==> flow/design.v <==
`timescale 1ns/1ns
module adder_1(input[11:0] a ,output[11:0] out);
	wire[11:0] b = 12'b000000000001;
	assign out = a + b;
endmodule
module adder(input[11:0] a , b , output[11:0] out);
	assign out = a + b ;
endmodule
`timescale 1ns/1ns
module alu(input[2:0] fun , input[7:0] a,b ,input cin , output logic[7:0] out , output logic zero,cout);
	always @(fun,a,b,cin)begin
    cout = 1'b0;
    case(fun)
      3'b000 : {cout,out} = a + b ;
      3'b001 : {cout,out} = a + b + cin;
      3'b010 : {cout,out} = a - b;
		  3'b011 : {cout,out} = a - b + cin;
		  3'b100 : out = a & b;
		  3'b101 : out = a | b;
		  3'b110 : out = a ^ b;
		  3'b111 : out = ~(a & b);
    endcase
	end
  assign zero = (out == 8'b0) ? 1 : 0;
endmodule
module controller(input[5:0] code,input ze,c,rst,output reg pop,push,memorywrite,memoryread,writeReg,selRR2,selALU2,selpc,ldz,ldc,selz,selc,output reg [1:0] selWD,selRet,output reg [2:0]ALUfn);
  always @(ze,c,code,rst)begin
    pop <= 1'b0;
    push <= 1'b0;
    memorywrite <= 1'b0;
    memoryread <= 1'b0;
    writeReg<= 1'b0;
    selRR2<= 1'b0;
    selALU2<= 1'b0;
    selRet<= 2'b00;
    selpc<= 1'b0;
    ldz<= 1'b0;
    ldc<= 1'b0;
    selz <= 1'b0;
    selc <= 1'b0;
    selWD<= 2'b00;
    ALUfn <= 3'b000;
    if (~rst)begin
    if (code[5:4] == 2'b00) begin
      ALUfn <= code[3:1];
      ldz <= 1'b1;
      ldc <= 1'b1;
      selALU2 <= 1'b1;
      writeReg <= 1'b1;
    end
    if (code [5:4] == 2'b01) begin
      ALUfn <= code[3:1];
      ldz <= 1'b1;
      ldc <= 1'b1;
      writeReg <= 1'b1;
    end
    if (code[5:3] == 3'b110) begin
      selz <= 1'b1;
      selc <= 1'b1;
      ldz <= 1'b1;
      ldc <= 1'b1;
      selWD <= 2'b10;
      writeReg <= 1'b1;
    end
    if (code[5:3] == 3'b100) begin
      selRR2 <= 1'b1;
      ALUfn <= 3'b000;
      if (code [2:1] == 2'b00) begin
        memoryread <= 1'b1;
        selWD<= 2'b01;
        writeReg <= 1'b1;
      end
      if (code [2:1] == 2'b01)begin
        memorywrite<= 1'b1;
      end
    end
    if (code[5:3] == 3'b101) begin
      case(code[2:1])
        2'b00 : selpc <= ze?1:0;
        2'b01 : selpc <= ze?0:1;
        2'b10 : selpc <= c?1:0;
        2'b11 : selpc <= c?0:1;
      endcase
    end
    if (code[5:2] == 4'b1110)begin
      selRet <= 2'b10;
      selpc <= 1'b1;
      if (code[1] == 1'b1)
        push <= 1'b1;
    end
    if (code[5:0] == 6'b111100) begin
      pop <= 1'b1;
      selRet <=2'b01;
    end
    end
  end
endmodule
`timescale 1ns / 1ns
module signExtender(extend, extended );
	input[7:0] extend;
	output[11:0] extended;
	assign extended[7:0] = extend[7:0];
	assign extended[11:8] = {4{extend[7]}};
endmodule
module ff(input in,ld,clk,rst,output logic out);
  always@(posedge clk,posedge rst) begin
    if(rst)
      out <= 1'b0;
    else if(ld)
      out <= in;
  end
endmodule
`timescale 1ns/1ns
module mux2_12(input[11:0] a , b ,input sel , output[11:0] out);
	assign out = (sel) ? b : a ;
endmodule
module mux2_8(input[7:0] a , b , input sel , output[7:0] out);
	assign out = (sel) ? b : a ;
endmodule
module mux2_3(input[2:0] a , b , input sel , output[2:0] out);
	assign out = (sel) ? b : a ;
endmodule
module mux2_1(input a , b , input sel , output out);
	assign out = (sel) ? b : a ;
endmodule
module mux3(input[7:0] a , b , c,input[1:0] sel,output[7:0] out);
  assign out = (sel == 2'b00)?a:(sel == 2'b01)? b:c;
endmodule
module mux3_12(input[11:0] a , b , c,input[1:0] sel,output[11:0] out);
  assign out = (sel == 2'b00)?a:(sel == 2'b01)? b:c;
endmodule
module pc(input[11:0] in,input clk,rst,output logic[11:0] pc);
  always@(posedge clk,posedge rst)begin
    if (rst)
      pc <= 12'b0;
    else
      pc <= in;
  end
endmodule
module registerFile(input[2:0] RR1,RR2,WR,input[7:0] WD,input W,clk,rst,output logic [7:0] RD1,RD2);
  logic[7:0][7:0] registers;
  assign RD1 = registers[RR1];
  assign RD2 = registers[RR2];
  always @(posedge clk,posedge rst)begin
    if (rst)
      registers <= '0;
    else if (W)
      registers[WR] <= WD;
  end
endmodule
`timescale 1ns/1ns
module shiftReg(input[7:0] Data,input[2:0]sc,input[1:0]fn,output logic[7:0] out,output logic c,z);
  logic [15:0] rotl, rotr;
  assign rotl = {Data, Data} << sc;
  assign rotr = {Data, Data} >> sc;
  always@(*)begin
    c = 1'b0;
    case (fn)
      2'b00 : begin
        out = Data << sc;
        if (sc != 3'd0) c = Data[3'd0 - sc];
      end
      2'b01 : begin
        out = Data >> sc;
        if (sc != 3'd0) c = Data[sc - 3'd1];
      end
      2'b10 : out = rotl[15:8];
      default : out = rotr[7:0];
    endcase
  end
  assign z = out?0:1;
endmodule
module stack(input[11:0] in,input push,pop,clk,rst,output logic[11:0] out);
  logic[7:0][11:0] memory;
  assign out = memory[0];
  always@(posedge clk,posedge rst)begin
    if (rst)
      memory <= '0;
    else begin
      if(pop)begin
        for (int i=1; i<8; i++)begin
          memory[i-1] <= memory[i];
        end
        memory[7] <= 12'b0;
      end
      else if (push)begin
        for (int i=0; i<7; i++)begin
          memory[7-i] <= memory[6-i];
        end
        memory[0] <= in;
      end
    end
  end
endmodule
module datapath(input pop,push,memorywrite,memoryread,writeReg,selRR2,selALU2,selpc,ldz,ldc,selz,selc,input [1:0] selWD,selRet,input  [2:0]ALUfn,input clk,rst, output ze,c,output [5:0] code,
                output [11:0] imem_addr, input [18:0] imem_data, output [7:0] dmem_addr, dmem_wdata, input [7:0] dmem_rdata);
  wire [11:0] pc_1 , ret;
  stack Stack(pc_1,push,pop,clk,rst,ret);
  wire[11:0] f_pc,next_pc;
  wire [18:0] ins;
  mux3_12 pc_ret(f_pc , ret , ins[11:0] , selRet ,next_pc);
  wire[11:0] pc;
  pc PC(next_pc ,clk,rst,pc);
  assign imem_addr = pc;
  assign ins = imem_data;
  wire [11:0]extended;
  signExtender Ex(ins[7:0], extended );
  adder_1 In(pc ,pc_1);
  wire[11:0] apc;
  adder Add(pc_1 , extended , apc);
  mux2_12 pc1_apc(pc_1 , apc , selpc , f_pc);
  wire [2:0] RR2;
  mux2_3 sel_RR2(ins[7:5] , ins[13:11] , selRR2, RR2);
  wire [7:0] Out,RD,ALUOut,WD;
  mux3 sel_WD( ALUOut,RD,Out, selWD,WD);
  wire[7:0] RD1,RD2;
  registerFile RF(ins[10:8],RR2,ins[13:11],WD,writeReg,clk,rst,RD1,RD2);
  wire[7:0] ALU2;
  mux2_8 sel_ALU2(ins[7:0] , RD2, selALU2,ALU2);
  wire zero,carry;
  alu Alu(ALUfn ,RD1,ALU2 ,c ,ALUOut ,zero,carry);
  wire shc,shz;
  shiftReg Shr(RD1,ins[7:5],ins[15:14],Out,shc,shz);
  wire ff1;
  mux2_1 sel_z(zero,shz,selz , ff1);
  ff ff_z(ff1,ldz,clk,rst,ze);
  wire ff2;
  mux2_1 sel_c(carry,shc,selc , ff2);
  ff ff_c(ff2,ldc,clk,rst,c);
  assign dmem_addr = ALUOut;
  assign dmem_wdata = RD2;
  assign RD = dmem_rdata;
  assign code = ins[18:13];
endmodule
`timescale 1ns/1ns
module CPU(input clk,rst,
           output [11:0] imem_addr, input [18:0] imem_data,
           output [7:0] dmem_addr, dmem_wdata, output dmem_we, dmem_re, input [7:0] dmem_rdata);
  wire pop,push,memorywrite,memoryread,writeReg,selRR2,selALU2,selpc,ldz,ldc,selz,selc;
  wire[1:0] selWD,selRet;
  wire[2:0] ALUfn;
  wire ze,c;
  wire[5:0] code;
  datapath dp(pop,push,memorywrite,memoryread,writeReg,selRR2,selALU2,selpc,ldz,ldc,selz,selc,selWD,selRet,ALUfn,clk,rst, ze,c,code,
              imem_addr, imem_data, dmem_addr, dmem_wdata, dmem_rdata);
  controller cl( code, ze,c,rst, pop,push,memorywrite,memoryread,writeReg,selRR2,selALU2,selpc,ldz,ldc,selz,selc,selWD,selRet,ALUfn);
  assign dmem_we = memorywrite;
  assign dmem_re = memoryread;
endmodule
Subject: tool reports on CPU

Hi,

Tool chain data of CPU
Module CPU before and after one edit of its RTL, step after step.
"before" refers to lines of the RTL above, "after" to lines of the edited file.
"diff": "after" minus "before" as printed here.
Operators carry their Yosys type and port widths (W data, S select, Z words).
Cell names lack the library's common part.
{ "inputs": {"design": "CPU", "clk_port": "clk", "cell_library": "sky130hd", "corner": "tt_025C_1v80"} }

Diff
Unified diff, file above to edited file.
This change comes from a script, not from a designer. The edited design behaves differently; no optimisation was intended.
begin of diff
@@ -55,5 +55,5 @@
       writeReg <= 1'b1;
     end
-    if (code[5:3] == 3'b110) begin
+    if (code[5:3] != 3'b110) begin
       selz <= 1'b1;
       selc <= 1'b1;
end of diff

Word-level counts
Yosys after proc, flatten, opt, wreduce and memory -nomap, before mapping. Memory bits, and registers merged into a memory's read port (data or address), are not among the register bits. Print and check cells are not counted. Equal cells are merged and count once.
{ "bits": {"columns": ["item", "before", "after", "diff"], "rows": [
  ["inputBits", 29, 29, 0],
  ["output_inout_bits", 30, 30, 0],
  ["elab_cells", 134, 134, 0],
  ["ff_bits", 174, 174, 0]
]} }
{ "op_classes": {"columns": ["item", "before", "after", "diff"], "rows": [
  ["addsub", 9, 9, 0],
  ["n_mux", 75, 75, 0],
  ["equal", 18, 18, 0],
  ["logic", 7, 7, 0],
  ["n_reduce_logical", 10, 10, 0],
  ["n_shift", 10, 10, 0]
]} }
{ "ops": {"columns": ["operator", "before", "after", "diff"], "rows": [
  ["$eq A3 B3 Y1 const B", 7, 6, -1],
  ["$ne A3 B3 Y1 const B", 0, 1, 1],
  ["$mux W1", 36, 36, 0],
  ["$mux W12", 19, 19, 0],
  ["$mux W2", 7, 7, 0],
  ["$mux W3", 5, 5, 0],
  ["$eq A2 B1 Y1 const B", 4, 4, 0],
  ["$logic_not A2 Y1", 4, 4, 0],
  ["$mux W8", 3, 3, 0],
  ["$add A9 B1 Y9", 2, 2, 0],
  ["$eq A2 B2 Y1 const B", 2, 2, 0],
  ["$eq A3 B2 Y1 const B", 2, 2, 0],
  ["$shiftx A64 B7 Y8", 2, 2, 0],
  ["$shiftx A8 B3 Y1", 2, 2, 0],
  ["$add A12 B1 Y12 const B", 1, 1, 0],
  ["$add A12 B12 Y12", 1, 1, 0],
  ["$add A8 B8 Y9", 1, 1, 0],
  ["$and A64 B64 Y64", 1, 1, 0],
  ["$and A8 B8 Y8", 1, 1, 0],
  ["$eq A3 B1 Y1 const B", 1, 1, 0],
  ["$eq A4 B4 Y1 const B", 1, 1, 0],
  ["$eq A6 B6 Y1 const B", 1, 1, 0],
  ["$logic_not A3 Y1", 1, 1, 0],
  ["$logic_not A8 Y1", 1, 1, 0],
  ["$neg A6 Y33", 1, 1, 0],
  ["$not A64 Y64", 1, 1, 0],
  ["$not A8 Y8", 1, 1, 0],
  ["$or A64 B64 Y64", 1, 1, 0]
]} }
Not every row of either side is listed.

Logic depth
Depth = most cells in a row (Yosys ltp): at word level without a register or memory, in the mapped netlist without a sequential cell, where the memories' decode and read muxes count.
{ "logic_depth": {"columns": ["item", "before", "after", "diff"], "rows": [
  ["word_depth", 12, 12, 0],
  ["ABC_AREA", "0", "0", null],
  ["ltp_mapped", 21, 20, -1],
  ["depth_no_buf", 19, 18, -1]
]} }

Mapped cells and area
The flow's flattened synthesis, as Yosys stat reports it; memories are mapped. The netlist is that of the ABC_AREA named above (0 if unset); the other value can give another one.
{ "types": {"columns": ["cell_type", "before", "after", "diff"], "rows": [
  ["nor2_1", 143, 190, 47],
  ["a31oi_1", 2, 49, 47],
  ["o21ai_0", 97, 60, -37],
  ["mux2i_1", 78, 47, -31],
  ["nand2_1", 173, 200, 27],
  ["a22o_1", 25, 45, 20],
  ["o21ai_1", 21, 3, -18],
  ["o31ai_1", 21, 3, -18],
  ["clkbuf_1", 59, 71, 12],
  ["nand3_1", 27, 38, 11],
  ["o211ai_1", 16, 7, -9],
  ["mux4_1", 0, 9, 9],
  ["inv_1", 55, 49, -6],
  ["o221a_2", 0, 6, 6],
  ["buf_2", 15, 10, -5],
  ["o22ai_1", 50, 46, -4],
  ["a211oi_1", 15, 11, -4],
  ["nand2b_1", 12, 8, -4]
]} }
Not every row of either side is listed.
{ "synth_totals": {"columns": ["item", "before", "after", "diff"], "rows": [
  ["ffs", 174, 174, 0],
  ["cells", 1404, 1407, 3],
  ["seqArea_um2", 4354.2, 4354.2, 0.0],
  ["synth_area_um2", 12866.1, 12634.6, -231.5]
]} }
The figures by module come from a second, unflattened synthesis with its own total; it is not the netlist above.
{ "unflattened": {"columns": ["item", "before", "after", "diff"], "rows": [
  ["cells_unflattened", 1331, 1332, 1],
  ["hier_area_um2", 13309.0, 13334.0, 25.0]
]} }
Each row is one instance without its submodules.
{ "modules_before": {"columns": ["mod", "n_cells", "mod_area_um2", "instances"], "rows": [
  ["stack", 416, 4486.8, 1],
  ["registerFile", 260, 3644.7, 1],
  ["alu", 256, 1759.2, 1],
  ["shiftReg", 149, 1183.6, 1],
  ["adder", 59, 503.0, 1],
  ["pc", 13, 304.0, 1],
  ["mux3_12", 39, 249.0, 1],
  ["controller", 33, 205.2, 1],
  ["adder_1", 29, 198.9, 1],
  ["mux2_12", 13, 183.9, 1],
  ["mux3", 26, 172.7, 1],
  ["mux2_8", 9, 131.4, 1],
  ["signExtender", 12, 90.1, 1],
  ["ff", 3, 43.8, 2]
]} }
before: Modules not listed: 4.
{ "modules_after": {"columns": ["mod", "n_cells", "mod_area_um2", "instances"], "rows": [
  ["stack", 416, 4486.8, 1],
  ["registerFile", 260, 3644.7, 1],
  ["alu", 256, 1759.2, 1],
  ["shiftReg", 149, 1183.6, 1],
  ["adder", 59, 503.0, 1],
  ["pc", 13, 304.0, 1],
  ["mux3_12", 39, 249.0, 1],
  ["controller", 34, 230.2, 1],
  ["adder_1", 29, 198.9, 1],
  ["mux2_12", 13, 183.9, 1],
  ["mux3", 26, 172.7, 1],
  ["mux2_8", 9, 131.4, 1],
  ["signExtender", 12, 90.1, 1],
  ["ff", 3, 43.8, 2]
]} }
after: Modules not listed: 4.

Timing after synthesis
Source: OpenSTA report_checks on the synthesized netlist (no wires, ideal clock, input and output delay 20% of the period each), path of least setup slack; recovery checks are left aside. Register names are those of the netlist, which keeps one name where synthesis merged equal registers.
{ "synth_path": {"columns": ["item", "before", "after", "diff"], "rows": [
  ["path_type", "input to output", "input to output", null],
  ["startpoint", "input rst", "input imem_data[17]", null],
  ["endpoint", "output dmem_addr[6]", "output dmem_addr[7]", null],
  ["t_arrival_ns", 6.807, 6.425, -0.382],
  ["path_buffers", 1, 2, 1],
  ["slack_ns", -0.807, -0.425, 0.382],
  ["stages", 9, 17, 8],
  ["clock_period_ns", 7.5, 7.5, 0.0],
  ["output_delay_ns", 1.500, 1.500, 0.000],
  ["delay_ns", 5.307, 4.925, -0.382],
  ["period_less_setup_slack_ns", 8.307, 7.925, -0.382]
]} }
"delay_ns" is the arrival time less input delay plus setup time.
At an output port there is no setup time.
"stages" counts driving pins, that of a launching flip-flop among them; a cell with two outputs on the path counts twice.
"period_less_setup_slack_ns" = period - worst setup slack (recovery checks aside). The figure is calculated, with input and output delays left at 20% of the set period.
The rows between start and end are the longest chain of elaborated cells between them; the timing report does not say that the signal goes this way. Where chains are equally long, one stands for them.
A line is the first line of the expression or statement that the cell stems from. Yosys adds cells for indexed reads and writes and turns some case tables into memories.
{ "synth_via_before": {"cell_sequence": "clkbuf_1 -> inv_1 -> nand4b_1 -> nor2_1 -> and2_1 -> a211oi_1 -> a21oi_1 -> o21ai_1 -> inv_1", "elab_chain_len": 7, "cone_cells": 23} }
{ "synth_rtl_before": {"columns": ["item", "line", "source"], "rows": [
  ["start, declared", 236, "module CPU(input clk,rst,"],
  ["$mux W1", 43, "if (~rst)begin"],
  ["$mux W3", 121, "assign out = (sel) ? b : a ;"],
  ["$shiftx A64 B7 Y8", 143, "assign RD2 = registers[RR2];"],
  ["$mux W8", 118, "assign out = (sel) ? b : a ;"],
  ["$sub A8 B8 Y9", 17, "3'b011 : {cout,out} = a - b + cin;"],
  ["$add A9 B1 Y9", 17, null],
  ["$pmux W8 S8", 13, "case(fun)"],
  ["end, declared", 238, "output [7:0] dmem_addr, dmem_wdata, output dmem_we, dmem_re, input [7:0] dmem_rdata);"]
]} }
{ "synth_via_after": {"cell_sequence": "clkbuf_1 -> nor3_1 -> mux2i_1 -> clkbuf_1 -> mux4_2 -> mux2i_1 -> a21oi_1 -> ha_1 -> fa_1 -> a21o_1 -> a21oi_1 -> xnor2_1 -> nor4b_1 -> nand3_1 -> xor2_1 -> nand2_1 -> a32oi_1", "elab_chain_len": 9, "cone_cells": 31} }
{ "synth_rtl_after": {"columns": ["item", "line", "source"], "rows": [
  ["start, declared", 237, "output [11:0] imem_addr, input [18:0] imem_data,"],
  ["$eq A3 B3 Y1", 65, "if (code[5:3] == 3'b100) begin"],
  ["$mux W1", 65, null],
  ["$mux W1", 43, "if (~rst)begin"],
  ["$mux W3", 121, "assign out = (sel) ? b : a ;"],
  ["$shiftx A64 B7 Y8", 143, "assign RD2 = registers[RR2];"],
  ["$mux W8", 118, "assign out = (sel) ? b : a ;"],
  ["$sub A8 B8 Y9", 17, "3'b011 : {cout,out} = a - b + cin;"],
  ["$add A9 B1 Y9", 17, null],
  ["$pmux W8 S8", 13, "case(fun)"],
  ["end, declared", 238, "output [7:0] dmem_addr, dmem_wdata, output dmem_we, dmem_re, input [7:0] dmem_rdata);"]
]} }

Path in the finished layout
Path of least setup slack in the final report of the runs of set A (OpenROAD, finished layout, wires in). Where an end is a register, its clock arrival counts in the times.
{ "layout_path": {"columns": ["item", "before", "after", "diff"], "rows": [
  ["path_type", "input to output", "input to output", null],
  ["startpoint", "input imem_data[5]", "input imem_data[18]", null],
  ["endpoint", "output dmem_addr[7]", "output dmem_addr[6]", null],
  ["path_buffers", 5, 7, 2],
  ["slack_ns", 0.14, 0.23, 0.09],
  ["t_arrival_ns", 5.74, 5.66, -0.08],
  ["output_delay_ns", 1.47, 1.47, 0.00],
  ["clock_period_ns", 7.36, 7.36, 0.00],
  ["stages", 18, 21, 3]
]} }
The rows between start and end are the longest chain of elaborated cells between them; the timing report does not say that the signal goes this way. Where chains are equally long, one stands for them.
{ "layout_via_before": {"cell_sequence": "clkdlybuf4s50_1 -> clkinv_2 -> nor2_4 -> a21oi_4 -> buf_4 -> buf_6 -> mux4_2 -> mux2i_4 -> buf_4 -> a21o_4 -> ha_4 -> or4_4 -> a311o_1 -> mux2_4 -> a2111o_1 -> o221ai_2 -> inv_1 -> buf_2", "elab_chain_len": 6, "cone_cells": 12} }
{ "layout_rtl_before": {"columns": ["item", "line", "source"], "rows": [
  ["start, declared", 237, "output [11:0] imem_addr, input [18:0] imem_data,"],
  ["$mux W3", 121, "assign out = (sel) ? b : a ;"],
  ["$shiftx A64 B7 Y8", 143, "assign RD2 = registers[RR2];"],
  ["$mux W8", 118, "assign out = (sel) ? b : a ;"],
  ["$sub A8 B8 Y9", 17, "3'b011 : {cout,out} = a - b + cin;"],
  ["$add A9 B1 Y9", 17, null],
  ["$pmux W8 S8", 13, "case(fun)"],
  ["end, declared", 238, "output [7:0] dmem_addr, dmem_wdata, output dmem_we, dmem_re, input [7:0] dmem_rdata);"]
]} }
{ "layout_via_after": {"cell_sequence": "dlygate4sd2_1 -> nand2b_4 -> nor3_4 -> buf_12 -> mux2i_4 -> buf_6 -> mux4_2 -> mux2i_4 -> a21o_1 -> inv_1 -> buf_4 -> ha_1 -> a21o_1 -> a2111o_1 -> buf_4 -> xor2_2 -> buf_4 -> nand4_1 -> and2_1 -> o221a_2 -> buf_2", "elab_chain_len": 9, "cone_cells": 31} }
{ "layout_rtl_after": {"columns": ["item", "line", "source"], "rows": [
  ["start, declared", 237, "output [11:0] imem_addr, input [18:0] imem_data,"],
  ["$eq A3 B3 Y1", 65, "if (code[5:3] == 3'b100) begin"],
  ["$mux W1", 65, null],
  ["$mux W1", 43, "if (~rst)begin"],
  ["$mux W3", 121, "assign out = (sel) ? b : a ;"],
  ["$shiftx A64 B7 Y8", 143, "assign RD2 = registers[RR2];"],
  ["$mux W8", 118, "assign out = (sel) ? b : a ;"],
  ["$sub A8 B8 Y9", 17, "3'b011 : {cout,out} = a - b + cin;"],
  ["$add A9 B1 Y9", 17, null],
  ["$pmux W8 S8", 13, "case(fun)"],
  ["end, declared", 238, "output [7:0] dmem_addr, dmem_wdata, output dmem_we, dmem_re, input [7:0] dmem_rdata);"]
]} }

Measured runs
Runs of the flow (Yosys, OpenROAD) on both versions; the two runs of a pair have the same settings. The constraints put input and output delay at 20% of the set period each and load the outputs with 0.01 pF.
{ "settings_set_A": {"CORE_UTILIZATION": 40, "period_ns": 7.36, "CAP_MARGIN": 20, "CORE_MARGIN": 2, "SLEW_MARGIN": 20} }
{ "measured_set_A": {"columns": ["item", "before", "after", "diff"], "rows": [
  ["tns_ns", 0.000, 0.000, 0.000],
  ["totalPower_uw", 5296, 4651, -645],
  ["fin_util_frac", 0.499, 0.483, -0.016],
  ["timing.hold.ws_ns", 0.483, 0.501, 0.018],
  ["yosys.chip_area_um2", 12866.1, 12634.6, -231.5],
  ["setup_worst_slack_ns", 0.145, 0.228, 0.083],
  ["total_die_area_um2", 33615.4, 33024.0, -591.4],
  ["cell_area_final_um2", 15783.9, 15118.2, -665.7],
  ["period_reached_ns", 7.215, 7.132, -0.083]
]} }
{ "settings_set_B": {"CORE_MARGIN": 6, "CORE_UTILIZATION": 21, "GPL_TIMING_DRIVEN": 0, "PLACE_DENSITY_LB_ADDON": 0.12, "TNS_END_PERCENT": 50, "period_ns": 8.47, "CAP_MARGIN": 20, "SLEW_MARGIN": 20} }
{ "measured_set_B": {"columns": ["item", "before", "after", "diff"], "rows": [
  ["tns_ns", 0.000, -0.025, -0.025],
  ["totalPower_uw", 4607, 3984, -623],
  ["fin_util_frac", 0.266, 0.257, -0.009],
  ["timing.hold.ws_ns", 0.474, 0.505, 0.031],
  ["yosys.chip_area_um2", 12866.1, 12634.6, -231.5],
  ["setup_worst_slack_ns", 0.111, -0.014, -0.125],
  ["total_die_area_um2", 67350.6, 66195.6, -1155.0],
  ["cell_area_final_um2", 16084.2, 15239.6, -844.6],
  ["period_reached_ns", 8.359, 8.484, 0.125]
]} }
"period_reached_ns" is the run's clock period less its worst setup slack. It is reckoned from that one timing run; input and output delays stay at 20% of the period that was set.
By "totalPower_uw" is meant OpenSTA's value without simulated activity: inputs other than the clock are taken to toggle once in ten clock periods, and the tool carries that through the logic.

Regards
